==> flow/design.v <==
package mem_types;
    localparam NUM_SETS = 32;
    localparam NUM_ISETS= 32;
    typedef struct packed {  
        logic [(31-($clog2(NUM_SETS)+5)):00] tag;
        logic [($clog2(NUM_SETS)-1):00] set_addr;
        logic [04:00] offset;
        logic   [31:0]  ufp_addr;
        logic   [3:0]   ufp_rmask;
        logic   [3:0]   ufp_wmask;
        logic   [31:0]  ufp_wdata;
    } cache_t;
    typedef struct packed {  
        logic [(31-($clog2(NUM_ISETS)+5)):00] tag;
        logic [($clog2(NUM_ISETS)-1):00] set_addr;
        logic [04:00] offset;
        logic   [31:0]  ufp_addr;
        logic   [3:0]   ufp_rmask;
        logic   [3:0]   ufp_wmask;
        logic   [31:0]  ufp_wdata;
    } icache_t;
endpackage : mem_types
package rv32i_types;
    localparam NUM_ARCH_REG = 32;
    localparam NUM_ROB_ENTRIES = 8;
    localparam NUM_PHYS_REG = NUM_ROB_ENTRIES+ 32;
    localparam PHYS_REG_IDX = $clog2(NUM_PHYS_REG) - 1;
    localparam ARCH_REG_IDX = $clog2(NUM_ARCH_REG) - 1;
    localparam NUM_RS_ENTRIES = 2;
    localparam ST_Q_ENTRIES = 2;  
    localparam LD_RS_ENTRIES = 2;  
    localparam BRANCH_PRED_M = 1;
    localparam NUM_ORDER = 10;
    typedef struct packed {
        logic valid;
        logic [63:0] order;
        logic [31:0] inst;
        logic [ARCH_REG_IDX:0] rs1_addr, rs2_addr, rd_addr;
        logic [31:0] rs1_rdata, rs2_rdata, rd_wdata;
        logic [31:0] pc_rdata;
        logic [31:0] pc_wdata;
        logic [31:0] mem_addr;
        logic [3:0] mem_rmask;
        logic [3:0] mem_wmask;
        logic [31:0] mem_rdata;
        logic [31:0] mem_wdata;
    } rvfi_t;
    typedef struct packed {
        logic [ARCH_REG_IDX:0] rd;
        logic [PHYS_REG_IDX:0] pd;
        logic valid;
        logic [$clog2(NUM_ROB_ENTRIES)-1:0] rob_entry_idx;
        logic [31:0] rs1_value, rs2_value, value;
        logic [6:0]  opcode;
        logic [31:0] pc;
        logic [31:0] calculated_pc_next;
        logic [31:0] mem_addr;
        logic [3:0]  mem_rmask;
        logic [3:0]  mem_wmask;
        logic [31:0]  mem_rdata;
        logic [31:0]  mem_wdata;
    } cdb_entry_t; 
    typedef struct packed {
        logic   [31:0]  inst;  
        logic   [31:0]  pc;
        logic   [31:0]  pc_next;  
        logic           valid;  
        logic   [PHYS_REG_IDX:0]   ps1_s, ps2_s, pd_s;
        logic   [ARCH_REG_IDX:0]  rd_s, rs1_s, rs2_s;
        logic   ps1_valid, ps2_valid;
        logic   [2:0]   funct3;
        logic   [6:0]   funct7;
        logic   [6:0]   opcode;
        logic   [31:0]  imm;
        logic   [63:0]  order;
        logic   [BRANCH_PRED_M - 1:0]   br_hist;
        logic           regf_we;
    } decode_rename_to_dispatch_t;  
    typedef struct packed {
        logic [PHYS_REG_IDX:0] pd;
        logic [ARCH_REG_IDX:0] rs1, rs2, rd;
        logic           write_en;  
    } decode_rename_to_RAT_t;  
    typedef struct packed {
        logic [PHYS_REG_IDX:0] ps1, ps2;
        logic ps1_valid, ps2_valid;
    } RAT_to_decode_rename_t;  
    typedef struct packed {
        logic [ARCH_REG_IDX:0] rd;
        logic [PHYS_REG_IDX:0] pd;
        logic [31:0] pc;
        logic [31:0] pc_next;
        logic [63:0] order;
        logic [6:0] opcode;
        logic [31:0] calculated_pc_next;
        logic   [BRANCH_PRED_M - 1:0]   br_hist;
    } dispatch_to_ROB_only_data_t;  
    typedef struct packed {
        dispatch_to_ROB_only_data_t dispatch_to_ROB_only_data;  
        rvfi_t rvfi;
        logic enqueue_rob;
    } dispatch_to_ROB_t;
    typedef struct packed {
        logic commit;
        dispatch_to_ROB_only_data_t dispatch_data;
        rvfi_t rvfi;
    } ROB_entry_t;
    typedef struct packed {
        logic [($clog2(NUM_ROB_ENTRIES)-1):0] rob_entry_idx;
        logic is_rob_full;
    } ROB_to_dispatch_t;  
    typedef struct packed {
        ROB_entry_t rob_entry;
        logic is_rob_empty;
    } ROB_to_RRF_t;
    typedef struct packed {
        logic dequeue;
    } RRF_to_ROB_t;
    typedef struct packed {
        logic ps1_valid, ps2_valid;
        logic [PHYS_REG_IDX:0] ps1, ps2, pd;
        logic [ARCH_REG_IDX:0] rd;
        logic [2:0] funct3;
        logic [6:0] funct7;
        logic [6:0] opcode;
        logic [31:0] imm;
        logic [$clog2(NUM_ROB_ENTRIES)-1:0] rob_entry_idx;
        logic [31:0] pc;
        logic valid;
    } dispatch_to_rs_t;
    typedef struct packed {
        logic ps1_valid, ps2_valid;
        logic [PHYS_REG_IDX:0] ps1, ps2, pd;
        logic [ARCH_REG_IDX:0] rd;
        logic [2:0] funct3;
        logic [6:0] opcode;
        logic [31:0] imm;
        logic [$clog2(NUM_ROB_ENTRIES)-1:0] rob_entry_idx;
        logic [31:0] pc;
        logic valid;
    } dispatch_to_lsq_t;
    typedef struct packed {
        logic ps1_valid, ps2_valid;
        logic [PHYS_REG_IDX:0] ps1, ps2, pd;
        logic [ARCH_REG_IDX:0] rd;
        logic [2:0] funct3;
        logic [6:0] funct7;
        logic [6:0] opcode;
        logic [31:0] imm;
        logic [$clog2(NUM_ROB_ENTRIES)-1:0] rob_entry_idx;
        logic [31:0] pc;
        logic valid;
    } rs_to_alu_t;
       typedef struct packed {
        logic ps1_valid, ps2_valid;
        logic [PHYS_REG_IDX:0] ps1, ps2, pd;
        logic [ARCH_REG_IDX:0] rd;
        logic [2:0] funct3;
        logic [6:0] funct7;
        logic [6:0] opcode;
        logic [31:0] imm;
        logic [$clog2(NUM_ROB_ENTRIES)-1:0] rob_entry_idx;
        logic [31:0] pc;
        logic valid;
    } rs_to_br_t;
    typedef struct packed {
        logic ps1_valid, ps2_valid;
        logic [PHYS_REG_IDX:0] ps1, ps2, pd;
        logic [ARCH_REG_IDX:0] rd;
        logic [2:0] funct3;
        logic [6:0] funct7;
        logic [6:0] opcode;
        logic [31:0] imm;
        logic [$clog2(NUM_ROB_ENTRIES)-1:0] rob_entry_idx;
        logic [31:0] pc;
        logic valid;
    } rs_to_mult_t;
    typedef struct packed {
        logic ps1_valid, ps2_valid;
        logic [PHYS_REG_IDX:0] ps1, ps2, pd;
        logic [ARCH_REG_IDX:0] rd;
        logic [2:0] funct3;
        logic [6:0] funct7;
        logic [6:0] opcode;
        logic [31:0] imm;
        logic [$clog2(NUM_ROB_ENTRIES)-1:0] rob_entry_idx;
        logic [31:0] pc;
        logic valid;
    } rs_to_div_t;
    typedef struct packed {
        logic [PHYS_REG_IDX:0] pd;
        logic [ARCH_REG_IDX:0] rd;
        logic [2:0] funct3;
        logic [6:0] opcode;
        logic [$clog2(NUM_ROB_ENTRIES)-1:0] rob_entry_idx;
        logic [31:0] pc;
        logic valid;
    } mult_pipe_t;
    typedef struct packed {
        rs_to_alu_t data;
        logic [NUM_ORDER:0] order;
    } ALU_RS_entry_t;
    typedef struct packed {
        rs_to_alu_t data;
        logic [NUM_ORDER:0] order;
    } MUL_RS_entry_t;
    typedef struct packed {
        rs_to_br_t data;
        logic [NUM_ORDER:0] order;
    } BR_RS_entry_t;
    typedef struct packed {
        dispatch_to_lsq_t data;
        logic valid;
    } lsq_entry_t;
    typedef struct packed {
       logic   [31:0]  inst;
       logic   [31:0]  pc;
       logic   [31:0]  pc_next;
       logic   [63:0]  order;
       logic           valid;  
    } fetch_to_queue;  
    typedef enum logic [6:0] {
        op_b_lui       = 7'b0110111,  
        op_b_auipc     = 7'b0010111,  
        op_b_jal       = 7'b1101111,  
        op_b_jalr      = 7'b1100111,  
        op_b_br        = 7'b1100011,  
        op_b_load      = 7'b0000011,  
        op_b_store     = 7'b0100011,  
        op_b_imm       = 7'b0010011,  
        op_b_reg       = 7'b0110011   
    } rv32i_opcode;
    typedef enum logic [6:0] {
        base           = 7'b0000000,
        variant        = 7'b0100000,
        mult           = 7'b0000001
    } funct7_t;
    typedef enum logic [2:0] {
        arith_f3_add   = 3'b000,  
        arith_f3_sll   = 3'b001,
        arith_f3_slt   = 3'b010,
        arith_f3_sltu  = 3'b011,
        arith_f3_xor   = 3'b100,
        arith_f3_sr    = 3'b101,  
        arith_f3_or    = 3'b110,
        arith_f3_and   = 3'b111
    } arith_f3_t;
    typedef enum logic [2:0] {
        load_f3_lb     = 3'b000,
        load_f3_lh     = 3'b001,
        load_f3_lw     = 3'b010,
        load_f3_lbu    = 3'b100,
        load_f3_lhu    = 3'b101
    } load_f3_t;
    typedef enum logic [2:0] {
        store_f3_sb    = 3'b000,
        store_f3_sh    = 3'b001,
        store_f3_sw    = 3'b010
    } store_f3_t;
    typedef enum logic [2:0] { 
        branch_f3_beq  = 3'b000,
        branch_f3_bne  = 3'b001,
        branch_f3_blt  = 3'b100,
        branch_f3_bge  = 3'b101,
        branch_f3_bltu = 3'b110,
        branch_f3_bgeu = 3'b111
    } branch_f3_t;
    typedef enum logic [2:0] {
        alu_op_add     = 3'b000,
        alu_op_sll     = 3'b001,
        alu_op_sra     = 3'b010,
        alu_op_sub     = 3'b011,
        alu_op_xor     = 3'b100,
        alu_op_srl     = 3'b101,
        alu_op_or      = 3'b110,
        alu_op_and     = 3'b111
    } alu_ops;
    typedef enum logic [2:0] {
        mul_op_mul      = 3'b000,
        mul_op_mulh     = 3'b001,
        mul_op_mulhsu   = 3'b010,
        mul_op_mulhu    = 3'b011,
        mul_op_div      = 3'b100,
        mul_op_divu     = 3'b101,
        mul_op_rem      = 3'b110,
        mul_op_remu     = 3'b111
    } mul_ops;
    typedef union packed {
        logic [31:0] word;
        struct packed {
            logic [11:0] i_imm;
            logic [4:0]  rs1;
            logic [2:0]  funct3;
            logic [4:0]  rd;
            rv32i_opcode opcode;
        } i_type;
        struct packed {
            logic [6:0]  funct7;
            logic [4:0]  rs2;
            logic [4:0]  rs1;
            logic [2:0]  funct3;
            logic [4:0]  rd;
            rv32i_opcode opcode;
        } r_type;
        struct packed {
            logic [11:5] imm_s_top;
            logic [4:0]  rs2;
            logic [4:0]  rs1;
            logic [2:0]  funct3;
            logic [4:0]  imm_s_bot;
            rv32i_opcode opcode;
        } s_type;
        struct packed {
            logic [11:5] imm_s_top;
            logic [4:0]  rs2;
            logic [4:0]  rs1;
            logic [2:0]  funct3;
            logic [4:0]  imm_s_bot;
            rv32i_opcode opcode;
        } b_type;
        struct packed {
            logic [31:12] imm;
            logic [4:0]   rd;
            rv32i_opcode  opcode;
        } j_type;
    } instr_t;
endpackage : rv32i_types
module div_seq (
    input  logic        clk,
    input  logic        rst,
    input  logic        start,
    input  logic [32:0] a,
    input  logic [32:0] b,
    output logic        complete,
    output logic [32:0] quotient,
    output logic [32:0] remainder,
    output logic        divide_by_0
);
logic [5:0]  cnt;
logic [32:0] q_reg;      
logic [32:0] r_reg;      
logic [32:0] d_reg;      
logic        neg_q, neg_r, dbz;
logic [32:0] a_save;
logic [33:0] r_shift;
logic [34:0] r_sub;
assign r_shift = {r_reg, q_reg[32]};
assign r_sub   = {1'b0, r_shift} - {2'b00, d_reg};
always_ff @(posedge clk) begin
    if (rst) begin
        cnt <= '0;
    end else if (start) begin
        cnt    <= 6'd33;
        q_reg  <= a[32] ? (~a + 33'd1) : a;
        d_reg  <= b[32] ? (~b + 33'd1) : b;
        r_reg  <= '0;
        neg_q  <= a[32] ^ b[32];
        neg_r  <= a[32];
        dbz    <= (b == '0);
        a_save <= a;
    end else if (cnt != '0) begin
        cnt <= cnt - 6'd1;
        if (r_sub[34]) begin
            r_reg <= r_shift[32:0];
            q_reg <= {q_reg[31:0], 1'b0};
        end else begin
            r_reg <= r_sub[32:0];
            q_reg <= {q_reg[31:0], 1'b1};
        end
    end
end
assign complete    = (cnt == '0);
assign divide_by_0 = dbz;
assign quotient    = dbz ? '1 : (neg_q ? (~q_reg + 33'd1) : q_reg);
assign remainder   = dbz ? a_save : (neg_r ? (~r_reg + 33'd1) : r_reg);
endmodule
module divider_exec #(
    parameter NUM_STAGES = 33
)(
    input   rv32i_types::rs_to_div_t rs_to_div,
    input   logic [31: 0]   ps1_value,
    input   logic [31: 0]   ps2_value,
    input   logic           clk, rst,
    input   logic           cdb_arb_dequeue,           
    input   logic           res_station_select_from_RS,        
    output  rv32i_types::cdb_entry_t div_queue_result,
    output  logic           div_queue_is_full_to_CDB,       
    output  logic           div_is_ready_to_RS             
);
logic   [31: 0] div_queue_result_value;
rv32i_types::rs_to_div_t div_to_cdb_arb;
enum logic [1:0] {
    busy,
    not_busy = 2'b01,
    reset
} state;
logic [32:0] op_a;
logic [32:0] op_b;
logic [32:0] quotient;
logic [32:0] remainder;
logic divide_by_zero;
struct packed {
    rv32i_types::rs_to_div_t data;
    logic [31:0] ps1_value_shadow;
    logic [31:0] ps2_value_shadow;
} shadow_input;
logic shadow_overflow_flag;
assign shadow_overflow_flag = (shadow_input.ps1_value_shadow == 32'h80000000) && (shadow_input.ps2_value_shadow == '1);
logic div_is_done;
assign div_queue_is_full_to_CDB = div_is_done && state == busy;
always_ff @ (posedge clk) begin
    if(rst) begin
        state <= reset;
    end else begin
        case(state)
            busy: begin
                state <= cdb_arb_dequeue ? not_busy : state;
            end
            not_busy: begin
                state <= res_station_select_from_RS ? busy : state;
                shadow_input.data <= rs_to_div;
                shadow_input.ps1_value_shadow <= ps1_value;
                shadow_input.ps2_value_shadow <= ps2_value;
            end
            default: begin  
                state <= div_is_done ? not_busy : state;
                shadow_input <= '0;
            end
        endcase
    end
end
always_comb begin
    op_a = '0;
    op_b = '0;
    if(!rst) begin
        unique case(rs_to_div.funct3[0])
            1'b0: begin
                op_a = {ps1_value[31], ps1_value};
                op_b = {ps2_value[31], ps2_value};
            end
            1'b1: begin
                op_a = {1'b0, ps1_value};
                op_b = {1'b0, ps2_value};
            end
        endcase
    end
end
div_seq div_ip (
                .clk(clk),
                .rst(rst),
                .start(res_station_select_from_RS),
                .a(op_a),
                .b(op_b),
                .complete(div_is_done),
                .quotient(quotient),
                .remainder(remainder),
                .divide_by_0(divide_by_zero)
            );
always_comb begin
    div_to_cdb_arb = '0;
    div_is_ready_to_RS = '0; 
    div_queue_result_value = '0;
    if(!rst) begin
        unique case(state)
            busy: begin
                div_to_cdb_arb = shadow_input.data;
                div_is_ready_to_RS = '0;
            end
            not_busy: begin
                div_to_cdb_arb = '0;
                div_is_ready_to_RS = '1;            
            end
            default: begin
                div_to_cdb_arb = '0;
                div_is_ready_to_RS = '0;            
            end
        endcase
        unique case(shadow_input.data.funct3[1:0])
            2'b00: begin
                div_queue_result_value = divide_by_zero ? '1 : quotient[31:0];
                div_queue_result_value = shadow_overflow_flag ? 32'h80000000 : div_queue_result_value;
            end
            2'b01: begin
                div_queue_result_value = divide_by_zero ? '1 : quotient[31:0];
            end
            2'b10:begin
                div_queue_result_value = remainder[31:0];
                div_queue_result_value = shadow_overflow_flag ? 0 : div_queue_result_value;
            end
            2'b11: begin
                div_queue_result_value = remainder[31:0];
            end
        endcase
    end
    div_queue_result                = '0;
    div_queue_result.rd             = shadow_input.data.rd;
    div_queue_result.pd             = shadow_input.data.pd;
    div_queue_result.valid          = shadow_input.data.valid;
    div_queue_result.rob_entry_idx  = shadow_input.data.rob_entry_idx;
    div_queue_result.rs1_value      = shadow_input.ps1_value_shadow;
    div_queue_result.rs2_value      = shadow_input.ps2_value_shadow;
    div_queue_result.value          = div_queue_result_value;
    div_queue_result.pc            = shadow_input.data.pc;
    div_queue_result.calculated_pc_next = shadow_input.data.pc + 32'd4;
    div_queue_result.opcode        = shadow_input.data.opcode;
    div_queue_result.mem_addr      = '0;
    div_queue_result.mem_rmask     = '0;
    div_queue_result.mem_wmask     = '0;
    div_queue_result.mem_rdata     = '0;
    div_queue_result.mem_wdata     = '0;
end
endmodule
module div_unit
(
    input  logic        clk,
    input  logic        rst,
    input  logic        issue,           
    input  logic [2:0]  funct3,          
    input  logic [6:0]  opcode,
    input  logic [4:0]  rd,
    input  logic [5:0]  pd,
    input  logic [2:0]  rob_idx,
    input  logic [31:0] pc,
    input  logic [31:0] ps1_value,
    input  logic [31:0] ps2_value,
    output logic        ready,           
    input  logic        cdb_dequeue,     
    output logic        res_valid,
    output logic [4:0]  res_rd,
    output logic [5:0]  res_pd,
    output logic [2:0]  res_rob_idx,
    output logic [31:0] res_value,
    output logic [31:0] res_rs1_value,
    output logic [31:0] res_rs2_value,
    output logic [31:0] res_pc,
    output logic [31:0] res_pc_next,
    output logic [6:0]  res_opcode
);
rv32i_types::rs_to_div_t rs;
rv32i_types::cdb_entry_t res;
always_comb begin
    rs               = '0;
    rs.valid         = issue;
    rs.funct3        = funct3;
    rs.opcode        = opcode;
    rs.rd            = rd;
    rs.pd            = pd;
    rs.rob_entry_idx = rob_idx;
    rs.pc            = pc;
end
divider_exec div (
    .rs_to_div                  (rs),
    .ps1_value                  (ps1_value),
    .ps2_value                  (ps2_value),
    .clk                        (clk),
    .rst                        (rst),
    .cdb_arb_dequeue            (cdb_dequeue),
    .res_station_select_from_RS (issue),
    .div_queue_result           (res),
    .div_queue_is_full_to_CDB   (res_valid),
    .div_is_ready_to_RS         (ready)
);
assign res_rd        = res.rd;
assign res_pd        = res.pd;
assign res_rob_idx   = res.rob_entry_idx;
assign res_value     = res.value;
assign res_rs1_value = res.rs1_value;
assign res_rs2_value = res.rs2_value;
assign res_pc        = res.pc;
assign res_pc_next   = res.calculated_pc_next;
assign res_opcode    = res.opcode;
endmodule
[Step by step through the tools: div_unit]
The steps from the RTL of div_unit to its reports follow in flow order.
Line numbers count from 1 in the design file above.
Cell names lack the library's common part.
A cell with - has no value.
Design
  top module: div_unit
  clock: clk
  cell library: sky130hd
  timing corner: tt_025C_1v80

[Word level]
Yosys after proc, flatten, opt, wreduce and memory -nomap, before mapping. Memory bits, and registers merged into a memory's read port (data or address), are not among the register bits. Print and check cells are not counted. Equal cells are merged and count once.
Bit counts
  register bits after elaboration: 302
  elaborated cells: 81
Cells by class
  multiplexer cells: 30
  equal/unequal tests: 8
  $add $sub $neg: 7
  reductions and logical operators: 14
  bitwise gates (word level): 8
Operators with widths (number)
  32-bit two-way mux: 8
  33-bit two-way mux: 7
  96-bit parallel mux with 2-bit select: 1
  33-bit parallel mux with 2-bit select: 2
  32-bit parallel mux with 4-bit select: 1
  32-bit parallel mux with 2-bit select: 2
  33-bit by 1-bit adder with 33-bit output with constant B: 2
  33-bit inverter: 2
  32-bit by 1-bit adder with 32-bit output with constant B: 2
  32-bit == test with constant B: 2
  32-bit inverter: 2
  34-bit by 33-bit subtractor with 35-bit output: 1
  33-bit zero test: 1
  32-bit by 3-bit adder with 32-bit output with constant B: 1
  6-bit two-way mux: 2
  2-bit AND reduction: 3
  6-bit by 1-bit subtractor with 6-bit output with constant B: 1
  6-bit zero test: 1
  6-bit nonzero test: 1
  2-bit two-way mux: 3
  2-bit by 1-bit == test with 1-bit output with constant B: 2
  2-bit == test with constant B: 2
  2-bit inequality test with constant B: 2
  2-bit zero test: 2
  2-bit parallel mux with 2-bit select: 1
  1-bit inverter: 3
  3-bit AND reduction: 1
  3-bit nonzero test: 1
Not listed: further kinds 5, cells in them 8.

[Logic depth]
Yosys ltp: most cells in a row. Word level: on the elaborated netlist, between registers, memories and ports. Mapped: between sequential cells and ports; inverters and the memories' decode and read muxes count.
Depth
  depth after elaboration: 7
  ABC_AREA: 0
  gate-level depth with buffers: 15
  gate-level depth less buffers: 13

[Netlist]
Source: synth_stat.txt of the flow (Yosys; design flattened, memories mapped). It holds for the ABC_AREA given above (unset counts as 0); a run with the other value may have another netlist.
Synthesis totals
  mapped flip-flops: 262
  buffers: 200
  mapped area: 16881.2 um2
  cell count: 1726
  area of sequential cells: 7777.5 um2
Cells by type
  edfxtp_1: number 253, area in all 7.6E+03 um2
  buf_4: number 120, area in all 900.864 um2
  xnor2_1: number 100, area in all 875.84 um2
  and2_1: number 127, area in all 794.512 um2
  nor2_1: number 158, area in all 593.069 um2
  xor2_1: number 67, area in all 586.813 um2
  ha_1: number 41, area in all 512.992 um2
  a21oi_1: number 100, area in all 500.48 um2
  nand2_1: number 110, area in all 412.896 um2
  o21ai_0: number 73, area in all 365.35 um2
  nor2b_1: number 50, area in all 312.8 um2
  o31ai_1: number 41, area in all 307.795 um2
  clkbuf_1: number 67, area in all 251.491 um2
  inv_1: number 60, area in all 225.216 um2
  nand4_1: number 35, area in all 218.96 um2
  o22ai_1: number 33, area in all 206.448 um2
  dfxtp_1: number 9, area in all 180.173 um2
  nor4_1: number 26, area in all 162.656 um2
Other cell types: 51; their cells: 256.
By module: a second synthesis without flattening, with its own total; a netlist apart from the flattened one above.
Unflattened totals
  cells (unflattened synthesis): 1792
  area (unflattened synthesis): 17859.6 um2
Each row is one instance without its submodules.
By module
  div_seq: area 10083.4 um2, seq. area 4144.0 um2, cells 1073, times used 1
  divider_exec: area 7772.5 um2, seq. area 3663.5 um2, cells 718, times used 1
  div_unit: area 3.8 um2, seq. area 0.0 um2, cells 1, times used 1

[Worst setup path after synthesis]
OpenSTA on the mapped netlist: ideal clock, no wires. The path of least setup slack (recovery checks aside). Input and output delay are each 20% of the period. Register names are those of the netlist, which keeps one name where synthesis merged equal registers.
Path after synthesis
  path type: input port to flip-flop
  start: input port rst
  end: register div.shadow_input
  arrival: 7.511 ns
  clock period: 5.5 ns
  setup slack: -2.609 ns
  data required time: 4.902 ns
  path buffers: 7
  path delay: 7.009 ns
  stages: 8
  library setup time: 0.598 ns
  synthesis period reached: 8.109 ns
"path delay" is the arrival time less input delay plus setup time.
"stages": output pins that drive a net of the path, with the launching flip-flop's if there is one; two outputs of one cell count as two.
"synthesis period reached" is the clock period less the worst setup slack; recovery checks do not enter. This is arithmetic on one report: input and output delays are still those of the set period (20% each).
Where an end lacks its bit number, it is one bit of the signal, or one of the new flip-flops if synthesis recoded a state register.
Between the ends stands the longest chain of elaborated cells between them, by number of cells; it is not shown to be the way that was timed. Of several equally long chains one is given.
A line is the first line of the expression or statement that the cell stems from. Yosys adds cells for indexed reads and writes and turns some case tables into memories.
Between the ends, after synthesis
  path through: clkbuf_1 > buf_1 > clkbuf_1 > clkbuf_1 > clkbuf_1 > buf_1 > buf_1 > nor2_1
  length of the longest elaborated chain: 2
RTL lines, path after synthesis
  from (decl): line 516  | input  logic        rst,
  1-bit inverter
  2-bit AND reduction
  to (assign): line 427  | shadow_input <= '0;
  to (decl): line 406  | } shadow_input;

[Timing after layout]
Path of least setup slack in the final report of job 1 (OpenROAD, finished layout, wires in). Where an end is a register, its clock arrival counts in the times.
Path post-layout
  path type: flip-flop to output port
  start: register div.div_ip.r_reg[8]
  end: output port res_value[28]
  data required time: 6.14 ns
  arrival: 4.83 ns
  stages: 11
  setup slack: 1.32 ns
  clock period: 7.68 ns
  path buffers: 1
  external output delay: 1.54 ns
Between the ends stands the longest chain of elaborated cells between them, by number of cells; it is not shown to be the way that was timed. Of several equally long chains one is given.
A register here has more assigning lines than the two given.
Between the ends, post-layout
  path through: edfxtp_1 > or4_4 > or4_4 > or4_4 > or4_4 > o31ai_1 > xor2_1 > a21oi_1 > o22ai_1 > nor2_1 > clkdlybuf4s50_1
  length of the longest elaborated chain: 7
RTL lines, path post-layout
  from (decl): line 341  | logic [32:0] r_reg;
  from (assign): line 364  | r_reg <= r_shift[32:0];
  from (assign): line 367  | r_reg <= r_sub[32:0];
  32-bit inverter: line 375  | assign remainder   = dbz ? a_save : (neg_r ? (~r_reg + 33'd1) : r_reg);
  32-bit by 1-bit adder with 32-bit output: line 375
  32-bit two-way mux x2: line 375
  32-bit two-way mux: line 488  | div_queue_result_value = shadow_overflow_flag ? 0 : div_queue_result_value;
  32-bit parallel mux with 4-bit select: line 478  | unique case(shadow_input.data.funct3[1:0])
  32-bit two-way mux: line 463  | if(!rst) begin
  to (decl): line 532  | output logic [31:0] res_value,

==> results <==
div_unit through Yosys and OpenROAD on sky130hd: 3 stored runs, unordered, with their settings and measured results. The constraints put input and output delay at 20% of the set period each and load the outputs with 0.01 pF.
By "period reached" is meant the clock period of the run minus its worst setup slack. This is arithmetic on one report: input and output delays are still those of the set period (20% each).
"critical setup path time" is the time allowed to the run's worst setup path (the clock period less input and output delay, where it has them) less its slack. Clock arrival times count: a late capture clock shortens it, a late launch clock lengthens it.
"total power of the final layout" rests on the timing tool's default activity at the inputs, not on a simulated workload.

==> job 1: settings <==
{ "CAP_MARGIN": 20, "CELL_PAD_IN_SITES_GLOBAL_PLACEMENT": 0, "CORE_ASPECT_RATIO": 0.72, "CORE_MARGIN": 5, "CORE_UTILIZATION": 17, "GPL_ROUTABILITY_DRIVEN": 1, "GPL_TIMING_DRIVEN": 1, "MAX_ROUTING_LAYER": "met4", "MIN_ROUTING_LAYER": "met1", "PLACE_DENSITY_LB_ADDON": 0.15, "period_ns": 7.68, "SLEW_MARGIN": 20 }
==> job 1: results <==
total negative slack: 0.000 ns
standard-cell area of the final layout: 21848.5 um2
critical setup path time: 4.83 ns
worst setup path kind: flip-flop to output port
full die area: 105790.0 um2
chip area after synthesis (Yosys): 16881.2 um2
worst setup slack after layout: 1.316 ns
period reached: 6.364 ns
total power of the final layout: 5.300 mW
final utilization: 0.221
worst hold slack: 0.453 ns

==> job 2: settings <==
{ "CAP_MARGIN": 40, "CELL_PAD_IN_SITES_DETAIL_PLACEMENT": 2, "CORE_UTILIZATION": 62, "CTS_CLUSTER_DIAMETER": 290, "CTS_CLUSTER_SIZE": 98, "GPL_ROUTABILITY_DRIVEN": 0, "GPL_TIMING_DRIVEN": 1, "MAX_ROUTING_LAYER": "met4", "MIN_ROUTING_LAYER": "met2", "PLACE_DENSITY": 0.8, "SETUP_SLACK_MARGIN": -0.02, "TNS_END_PERCENT": 55, "period_ns": 4.88, "CORE_MARGIN": 2, "SLEW_MARGIN": 20 }
==> job 2: results <==
did not finish, placement stopped with DPL-0033

==> job 3: settings <==
{ "CORE_UTILIZATION": 21, "PLACE_DENSITY": 0.6, "period_ns": 5.38, "CAP_MARGIN": 20, "CORE_MARGIN": 2, "SLEW_MARGIN": 20 }
==> job 3: results <==
critical setup path time: 4.15 ns
worst setup path kind: flip-flop to output port
period reached: 5.223 ns
worst hold slack: 0.449 ns
final utilization: 0.271
chip area after synthesis (Yosys): 16881.2 um2
standard-cell area of the final layout: 21453.1 um2
full die area: 82670.6 um2
total negative slack: 0.000 ns
total power of the final layout: 7.212 mW
worst setup slack after layout: 0.157 ns
